==> flow/design.v <==
`timescale 1ns / 1ps
module add_sub #(parameter WIDTH = 15)(
input signed [WIDTH:0] a,b,
input sel, 
output signed [WIDTH:0] out
);
wire [WIDTH+1:0] sum;
assign sum = sel?a-b:a+b;
assign out = {sum[WIDTH+1],sum[WIDTH-1:0]};
endmodule
`timescale 1ns / 1ps
module mux #(parameter WIDTH = 15)(
input [WIDTH:0] a,b,
input sel,
output [WIDTH:0]out
);
assign out = sel?b:a;
endmodule
`timescale 1ns / 1ps
module shifter#(parameter WIDTH = 15)(
input signed [WIDTH:0] a,
output signed [WIDTH:0] b,
input m , 
input [3:0] i
);
assign b = m? (a)>>>i :((i!=0)?(a)>>>(i-1):a);
endmodule
`timescale 1ns / 1ps
module rom#(parameter WIDTH = 15)(
input clk,
input sel ,
input [3:0] i,
output [WIDTH:0] rom_out
    );
 reg [WIDTH:0] rom_mem [0:19] ;
 initial begin
 rom_mem[0] =  16'b0000010000000000;
 rom_mem[1] =  16'b0000001000000000;
 rom_mem[2] =  16'b0000000100000000;
 rom_mem[3] =  16'b0000000010000000;
 rom_mem[4] =  16'b0000000001000000;
 rom_mem[5] =  16'b0000000000100000;
 rom_mem[6] =  16'b0000000000010000;
 rom_mem[7] =  16'b0000000000001000;
 rom_mem[8] =  16'b0000000000000100;
 rom_mem[9] =  16'b0000000000000010;
 rom_mem[10] =  16'b0000001000110010;
 rom_mem[11] =  16'b0000000100000110;
 rom_mem[12] =  16'b0000000010000001;
 rom_mem[13] =  16'b0000000001000000;
 rom_mem[14] =  16'b0000000000100000;
 rom_mem[15] =  16'b0000000000010000;
 rom_mem[16] =  16'b0000000000001000;
 rom_mem[17] =  16'b0000000000000100;
 rom_mem[18] =  16'b0000000000000010;
 rom_mem[19] =  16'b0000000000000001;
 end   
 assign rom_out = sel?rom_mem[i+9]:rom_mem[i-1];
endmodule
`timescale 1ns / 1ps
module recon_controlpath(
input clk,reset,
output reg selmx,selmy,selmz,
output reg [3:0]  i
);
reg start;
always @ (posedge clk) begin
    if(reset) begin 
        i <= 0;
        selmx <= 0;
        selmy <= 0;
        selmz <= 0; 
        start <= 1;
    end
    else if(start) begin
        if(i!=0) begin
        selmx <= 1;
        selmy <= 1;
        selmz <= 1; 
        end
        if(i != 10) begin
         i <= i+1;
        end
        else if (i==10) begin
            start <= 0;
            i <= 0;
            selmx <= 0;
            selmy <= 0;
            selmz <= 0; 
        end
    end
end
endmodule
`timescale 1ns / 1ps
module recon_datapath#(parameter WIDTH = 15)(
input clk,
input m,div,
input [WIDTH:0] Xo,Yo,Zo ,
input selmx,selmy,selmz,
output reg [WIDTH:0] Xout,Yout, Zout,
input [WIDTH:0] z_rom,
input [3:0] i
);
wire [WIDTH:0] x_mux, y_mux , z_mux;
wire [WIDTH:0] x_asout, y_asout , z_asout; 
wire [WIDTH:0] x_fout;
mux m_x(Xo , Xout , selmx , x_mux);
mux m_y(Yo , Yout , selmy , y_mux);
mux m_z(Zo , Zout , selmz , z_mux);
reg [WIDTH:0] Xi , Yi , Zi;
wire di = div?(~y_mux[15]):z_mux[15];
always @ (posedge clk) begin 
if(i!=0) begin
    Xout <= x_fout;
    Yout <= y_asout;
    Zout <= z_asout;
end
end
wire [WIDTH:0] x_sft, y_sft; 
shifter shftx(x_mux ,x_sft ,m, i);
shifter shfty(y_mux ,y_sft,m, i);
add_sub X_as(x_mux , y_sft ,di, x_asout);
add_sub Y_as(y_mux , x_sft ,di, y_asout);
add_sub Z_as(z_mux , z_rom ,~(di), z_asout);
mux m_xout(x_mux, x_asout , m , x_fout);
endmodule
`timescale 1ns / 1ps
module recon#(parameter WIDTH = 15)(
input clk,reset,m,div,
input [WIDTH:0] Xo, Yo ,Zo,
output [WIDTH:0] Xout , Yout , Zout,
output [3:0] i
);
wire selmx,selmy,selmz;
wire [WIDTH:0] rom_out ;
recon_datapath dt(clk,m,div,Xo,Yo,Zo,selmx, selmy,selmz,Xout, Yout, Zout ,rom_out, i);
recon_controlpath ct(clk,reset,selmx,selmy,selmz,i);
rom rm(clk,m,i,rom_out);
endmodule
`timescale 1ns / 1ps
module latch#(parameter WIDTH=15)(
input [WIDTH:0] Xout,Yout,Zout,
input [3:0] i,
input clk,reset,
output reg [WIDTH:0] X_H,Y_H,Z_H,
input af_en);
always@(posedge clk) begin
    if(reset) begin
        X_H<=16'b0;
        Y_H<=16'b0;
        Z_H<=16'b0;
    end
    else if(i==10&af_en)begin
        X_H<=16'b0000010011010100;
        Y_H<=16'b0;
        Z_H<=Yout;
    end
end
endmodule
`timescale 1ns / 1ps
module ResetLogic#(parameter WIDTH=15 )(
input ext_reset,
input clk,
output reg reset1,reset2,reset3,complete
);
reg [5:0] counter;
always@(posedge clk)begin
    if(ext_reset) begin
        reset1<=1;
        reset2<=1;
        reset3 <=1;
        complete <= 0;
        counter<=0;
    end
    else if(counter==0)begin
        counter<=counter+1;
        reset1<=0;
    end
    else if(counter==11) begin
        reset2<=0;
        counter <= counter + 1;
    end
    else if (counter == 22) begin 
        reset3 <= 0;
        counter <= counter + 1;
    end
    else if(counter ==33) begin
        complete <= 1;
    end
    else if(counter <34) begin 
        counter <= counter + 1;
    end
end
endmodule
`timescale 1ns / 1ps
module Neuron#(parameter WIDTH=15)(
input [WIDTH:0] Xo,Yo,Zo,
input clk,reset,
output [WIDTH:0] Sin_H,Cos_H,Z, 
output reset3,complete,
output [WIDTH:0] Yout,
input af_en
);
wire reset1,reset2;
wire zz;
assign Z=Yout;
wire[WIDTH:0] Xout,Zout;
wire [3:0] i1,i2;
wire [WIDTH:0] X_H,Y_H,Z_H;
reg [3:0] i1_d;
ResetLogic RL(reset,clk,reset1,reset2,reset3,complete);
recon linear(clk,reset1,1'b0,1'b0,Xo, Yo ,Zo,Xout , Yout , Zout, i1);
always @(posedge clk) i1_d <= i1;
latch l1(Xout,Yout,Zout, i1_d,clk,reset1,X_H,Y_H,Z_H,af_en);
recon hyperbolic(clk,reset2,1'b1,1'b0,X_H,Y_H,Z_H,Cos_H,Sin_H,zz,i2);
endmodule
`timescale 1ns / 1ps
module recon_top_level#(parameter WIDTH = 15)( 
input [WIDTH:0] Xo, Zo , Yo,
input clk,
input ext_reset,
input [1:0] sel,
output [WIDTH:0] mac_out,
output [WIDTH:0] f,
input af_en,
output complete
);
wire [WIDTH:0] z, coshz, sinhz;
wire reset3;
Neuron #(WIDTH)inneuron(Xo,Yo,Zo,clk,ext_reset, sinhz,coshz,z,reset3,complete,mac_out,af_en);
wire sign_z=z[WIDTH];
wire [WIDTH:0]relu ;
assign relu=sign_z?0:z;
wire [WIDTH:0] ez, ez_1;
add_sub #(WIDTH) adder1(coshz, sinhz, sel[0], ez);
add_sub #(WIDTH) adder2(ez, 16'b0000010000000000, sel[0], ez_1);
wire [WIDTH:0] w2,w3;
wire [WIDTH:0] divisor , dividend;
mux  #(WIDTH)m1(ez, coshz, sel[0], w2);
mux #(WIDTH) m2(ez_1, sinhz, sel[0], w3);
wire [WIDTH:0] div_out;
assign divisor =  {w3[15], (w3[14:0]>>2) };
assign dividend = {w2[15], (w2[14:0]>>2) };
wire [WIDTH:0] X_divout,Y_divout;
recon #(WIDTH) r_div(
 clk,reset3,1'b0,1'b1,
divisor, dividend ,16'b0,
 X_divout , Y_divout , div_out
);
assign f=sel[1]?(sel[0]?mac_out:relu):div_out;  
endmodule
# Reports on recon_top_level
# What the tools print for recon_top_level, step after step.
# Lines are those of the file above, counted from 1.
# Operators: Yosys type, input widths -> output width; for muxes data width and select width s.
# Cell names lack the library's common part.
# The mark - stands for no value.
[inputs]
design = "recon_top_level"
clock = "clk"
library = "sky130hd"
lib_corner = "tt_025C_1v80"

# Word level
# Counts by Yosys on the flattened word-level netlist (proc, flatten, opt, wreduce; memories kept). Register bits leave out memories and registers merged into their read ports (data or address). Print and check cells are left out. Cells with the same type and inputs are merged into one.
# Yosys's memory passes give these memory sizes; they may raise the number of words (mostly to a power of two), join words into wider ones and drop unused or constant bits.
[classes]
shift = 4
equal = 11
addsub = 24
cmp = 1
n_logic = 4
reduce_logical = 15
mux = 71
[op_table]
columns = ["op", "n"]
rows = [
  ["$mux 16", 15],
  ["$add 16x16->17", 8],
  ["$sub 16x16->17", 8],
  ["$mux 17", 8],
  ["$sshr 16x32->16", 2],
  ["$mux 1", 36],
  ["$sshr 16x4->16", 2],
  ["$mux 6", 5],
  ["$mux 4", 6],
  ["$add 16x12->17 const B", 1],
  ["$eq 4x4->1 const B", 4],
  ["$ne 4x4->1 const B", 4],
  ["$reduce_bool 4->1", 4],
  ["$mux 15", 1],
  ["$add 4x1->4 const B", 3],
  ["$reduce_and 2->1", 5],
  ["$sub 4x1->5 const B", 2],
  ["$reduce_bool 2->1", 3],
  ["$add 6x1->6 const B", 1],
  ["$eq 6x4->1 const B", 1],
  ["$eq 6x5->1 const B", 1],
  ["$lt 6x6->1 const B", 1],
  ["$eq 6x6->1 const B", 1],
  ["$logic_not 6->1", 1],
  ["$add 4x4->5 const B", 1],
  ["$reduce_and 4->1", 1],
  ["$not 1->1", 3],
  ["$reduce_and 3->1", 1],
  ["$and 1x1->1", 1],
]
[bits]
romBits = 660
output_inout_bits = 33
regBits = 199
inputBits = 53
mem_count = 3
[memory_table]
columns = ["memory", "words", "width", "read_ports", "wr", "line_no", "text"]
rows = [
  ["inneuron.hyperbolic.rm.rom_mem", 20, 11, 1, 0, 35, "reg [WIDTH:0] rom_mem [0:19] ;"],
  ["inneuron.linear.rm.rom_mem", 20, 11, 1, 0, 35, ""],
  ["r_div.rm.rom_mem", 20, 11, 1, 0, 35, ""],
]

# Depth
# Longest topological path by Yosys (ltp), each cell counted once; first at word level (registers and memories cut), then after technology mapping (sequential cells cut; the memories' decode and read muxes count).
[logic_depth]
depth_word = 9
ABC_AREA = 0
depth_mapped = 42

# Netlist
# The flow's flattened synthesis, as Yosys stat reports it; memories are mapped. The netlist is that of the ABC_AREA named above (0 if unset); the other value can give another one.
# The area totals of this step are shown rounded.
[synth_totals]
area_um2 = 20000
cell_count = 2447
ffs = 199
buffers = 116
[by_type]
columns = ["cell_type", "n", "type_area_um2"]
rows = [
  ["edfxtp_1", 144, 4.32E+03],
  ["ha_1", 157, 1.96E+03],
  ["xnor2_1", 133, 1.16E+03],
  ["dfxtp_1", 55, 1.1E+03],
  ["nand2_1", 293, 1.1E+03],
  ["a21oi_1", 218, 1.09E+03],
  ["mux2_2", 87, 979.69],
  ["o21ai_0", 168, 840.806],
  ["nor2_1", 223, 837.053],
  ["mux2i_1", 62, 620.595],
  ["mux4_2", 24, 540.518],
  ["xor2_1", 61, 534.262],
  ["inv_1", 135, 506.736],
  ["clkbuf_1", 89, 334.07],
  ["and2_1", 47, 294.032],
  ["o21a_1", 34, 255.245],
  ["nand3_1", 50, 250.24],
  ["nor3_1", 42, 210.202],
]
# Not listed: further types 81, cells in them 425.
# The figures by module come from a second, unflattened synthesis with its own total; it is not the netlist above.
[hier_totals]
hier_cells = 4310
hier_area_um2 = 37000
# Each row is one instance without its submodules.
[by_module]
columns = ["mod", "cells", "mod_seq_area_um2", "mod_area_um2", "instances"]
rows = [
  ["shifter", 262, 0.0, 2100, 6],
  ["add_sub", 156, 0.0, 1100, 9],
  ["recon_datapath", 52, 1400, 1500, 3],
  ["mux", 18, 0.0, 250, 12],
  ["add_sub (WIDTH=15)", 151, 0.0, 1100, 2],
  ["rom", 87, 0.0, 590, 3],
  ["recon_controlpath", 37, 160, 360, 3],
  ["latch", 104, 340, 1000, 1],
  ["ResetLogic", 54, 200, 520, 1],
  ["mux (WIDTH=15)", 18, 0.0, 250, 2],
  ["recon_top_level", 72, 0.0, 400, 1],
  ["Neuron (WIDTH=15)", 22, 80, 210, 1],
  ["recon (WIDTH=15)", 0, 0.0, 0.0, 1],
  ["recon", 0, 0.0, 0.0, 2],
]

# Path before layout
# Path of least setup slack by OpenSTA after synthesis, without wires, with an ideal clock, recovery checks aside; 20% of the period is set as input and as output delay. Where synthesis merged equal registers, the netlist keeps one of their names.
[synth_timing]
path_type = "input to register"
start = "input port sel[0]"
end = "register r_div.dt.Yout[15]"
t_arrival_ns = 9.216
clock_period_ns = 8.5
setup_ns = 0.260
path_slack_ns = -0.977
n_path_buf = 3
driving_pins = 40
delay_ns = 7.776
period_less_setup_slack_ns = 9.477
# "delay_ns" = arrival - input delay + setup time.
# "driving_pins" counts driving pins, that of a launching flip-flop among them; a cell with two outputs on the path counts twice.
# "period_less_setup_slack_ns" = period - worst setup slack (recovery checks aside). The figure is calculated, with input and output delays left at 20% of the set period.
# Between the ends stands the longest chain of elaborated cells between them, by number of cells; it is not shown to be the way that was timed. Of several equally long chains one is given.
# Each line given opens the expression or statement behind the cell; cells for indexed reads and writes are added by Yosys, which also makes memories of some case tables.
[synth_via]
path_cell_list = "clkbuf_1 clkbuf_1 buf_1 nor2_1 xnor2_1 ha_1 a21oi_1 nor3_1 a41oi_1 a32oi_1 xnor2_1 inv_1 ha_1 xnor2_1 nand2_1 or4_1 o211a_1 nand2_1 [4 not listed] ha_1 nor2_1 a21oi_1 fa_1 a21o_1 a21oi_1 o21bai_1 a21oi_1 nor2b_1 o21a_1 o31a_1 o211a_1 o21a_1 o21a_1 nor2_1 nor2_1 a21oi_1 o21ai_1"
elab_chain_cells = 8
cells_between = 11
cone_lines = 3
[synth_rtl]
columns = ["element", "line_no", "text"]
rows = [
  ["start, declared", 222, "input [1:0] sel,"],
  ["$mux 17", 8, "assign sum = sel?a-b:a+b;"],
  ["$add 16x12->17", 8, ""],
  ["$mux 16 x2", 17, "assign out = sel?b:a;"],
  ["$sshr 16x32->16", 26, "assign b = m? (a)>>>i :((i!=0)?(a)>>>(i-1):a);"],
  ["$mux 16", 26, ""],
  ["$sub 16x16->17", 8, ""],
  ["$mux 17", 8, ""],
  ["end, assigned", 115, "Yout <= y_asout;"],
  ["end, declared", 100, "output reg [WIDTH:0] Xout,Yout, Zout,"],
]

# Path in the finished layout
# From the final timing report of flow run B: the path of least setup slack in the routed layout; clock arrival at registers is part of the times.
[layout_timing]
path_type = "register to register"
start = "register inneuron.hyperbolic.dt.Yout[3]"
end = "register r_div.dt.Yout[15]"
path_slack_ns = -0.73
driving_pins = 40
t_arrival_ns = 7.83
setup_ns = 0.25
clock_period_ns = 6.86
n_path_buf = 4
# Between the ends stands the longest chain of elaborated cells between them, by number of cells; it is not shown to be the way that was timed. Of several equally long chains one is given.
[layout_via]
path_cell_list = "edfxtp_1 or4_4 nor4_4 buf_4 nor2_2 xnor2_1 ha_2 buf_6 a41oi_2 a32oi_2 xnor2_1 inv_1 ha_2 xnor2_2 buf_4 nand3b_1 o22a_1 o211a_1 [4 not listed] buf_4 inv_1 ha_1 fa_2 a21o_1 a21oi_2 o21bai_1 a21oi_2 nor2b_1 o21a_1 o31a_1 o211a_1 o21a_1 o21a_1 nor2_4 nor2_2 a21oi_1 o21ai_1"
elab_chain_cells = 9
cells_between = 13
cone_lines = 3
[layout_rtl]
columns = ["element", "line_no", "text"]
rows = [
  ["start, declared", 100, "output reg [WIDTH:0] Xout,Yout, Zout,"],
  ["start, assigned", 115, "Yout <= y_asout;"],
  ["$add 16x16->17", 8, "assign sum = sel?a-b:a+b;"],
  ["$mux 17", 8, ""],
  ["$add 16x12->17", 8, ""],
  ["$mux 16 x2", 17, "assign out = sel?b:a;"],
  ["$sshr 16x32->16", 26, "assign b = m? (a)>>>i :((i!=0)?(a)>>>(i-1):a);"],
  ["$mux 16", 26, ""],
  ["$sub 16x16->17", 8, ""],
  ["$mux 17", 8, ""],
  ["end, assigned", 115, ""],
  ["end, declared", 100, ""],
]

# recon_top_level through Yosys and OpenROAD on sky130hd: 5 stored runs, unordered, with their settings and measured results. The constraints put input and output delay at 20% of the set period each and load the outputs with 0.01 pF.
# "achievedPeriod_ns" = clock period - worst setup slack. The figure is calculated, with input and output delays left at 20% of the set period.
# By "critical_path_time_ns" is meant the share of the clock period that the worst setup path is allowed (20% is reserved at inputs, 20% at outputs), minus its slack. Clock arrival times at its registers enter into it.
# "final_power_uw": no workload was simulated; the value follows from the tool's default switching activity.
# Results are given in rounded form.

[[run]]
name = "flow run A"
[run.settings]
ABC_AREA = 0
CELL_PAD_IN_SITES_DETAIL_PLACEMENT = 2
CORE_ASPECT_RATIO = 1.14
CORE_MARGIN = 6
CORE_UTILIZATION = 71
CTS_CLUSTER_DIAMETER = 291
GPL_ROUTABILITY_DRIVEN = 0
GPL_TIMING_DRIVEN = 0
MIN_ROUTING_LAYER = "met2"
SETUP_SLACK_MARGIN = 1.63
SLEW_MARGIN = 10
TNS_END_PERCENT = 80
period_ns = 12.9
CAP_MARGIN = 20
[run.results]
outcome = "no results, placement failed with DPL-0033"

[[run]]
name = "flow run B"
[run.settings]
CAP_MARGIN = 30
CORE_UTILIZATION = 47
CTS_CLUSTER_DIAMETER = 111
MIN_ROUTING_LAYER = "met1"
PLACE_DENSITY_LB_ADDON = 0.23
SLEW_MARGIN = 20
TNS_END_PERCENT = 100
period_ns = 6.86
CORE_MARGIN = 2
[run.results]
design_die_area_um2 = 45000
stdcell_area_um2 = 25000
fin_ws_ns = -0.73
critical_path_time_ns = 7.59
critical_path_type = "register to register"
achievedPeriod_ns = 7.591
final_power_uw = 4800
tns_ns = -2.1
synth_area_um2 = 20000
layout_utilization_frac = 0.58
hold_ws_ns = 0.46

[[run]]
name = "flow run C"
[run.settings]
CELL_PAD_IN_SITES_GLOBAL_PLACEMENT = 1
CORE_ASPECT_RATIO = 1.05
CORE_MARGIN = 7
CORE_UTILIZATION = 32
CTS_CLUSTER_DIAMETER = 319
CTS_CLUSTER_SIZE = 67
GPL_ROUTABILITY_DRIVEN = 1
MIN_ROUTING_LAYER = "met2"
SLEW_MARGIN = 40
period_ns = 10.4
CAP_MARGIN = 20
[run.results]
design_die_area_um2 = 70000
stdcell_area_um2 = 23000
fin_ws_ns = 0.88
critical_path_time_ns = 7.44
critical_path_type = "input to register"
achievedPeriod_ns = 9.522
final_power_uw = 3100
tns_ns = 0.000
synth_area_um2 = 20000
layout_utilization_frac = 0.36
hold_ws_ns = 0.47

[[run]]
name = "flow run D"
[run.settings]
ABC_AREA = 1
CORE_MARGIN = 6
CORE_UTILIZATION = 71
GPL_ROUTABILITY_DRIVEN = 0
MIN_ROUTING_LAYER = "met1"
PLACE_DENSITY_LB_ADDON = 0.14
SETUP_SLACK_MARGIN = 1.63
SLEW_MARGIN = 40
TNS_END_PERCENT = 45
period_ns = 12.9
CAP_MARGIN = 20
[run.results]
design_die_area_um2 = 32000
stdcell_area_um2 = 21000
fin_ws_ns = 3.1
critical_path_time_ns = 7.24
critical_path_type = "input to register"
achievedPeriod_ns = 9.824
final_power_uw = 2400
tns_ns = 0.000
synth_area_um2 = 19000
layout_utilization_frac = 0.78
hold_ws_ns = 0.46

[[run]]
name = "flow run E"
[run.settings]
CORE_UTILIZATION = 66
period_ns = 8.24
CAP_MARGIN = 20
CORE_MARGIN = 2
SLEW_MARGIN = 20
[run.results]
design_die_area_um2 = 32000
stdcell_area_um2 = 23000
fin_ws_ns = 0.14
critical_path_time_ns = 6.45
critical_path_type = "input to register"
achievedPeriod_ns = 8.096
final_power_uw = 3800
tns_ns = 0.000
synth_area_um2 = 20000
layout_utilization_frac = 0.75
hold_ws_ns = 0.46
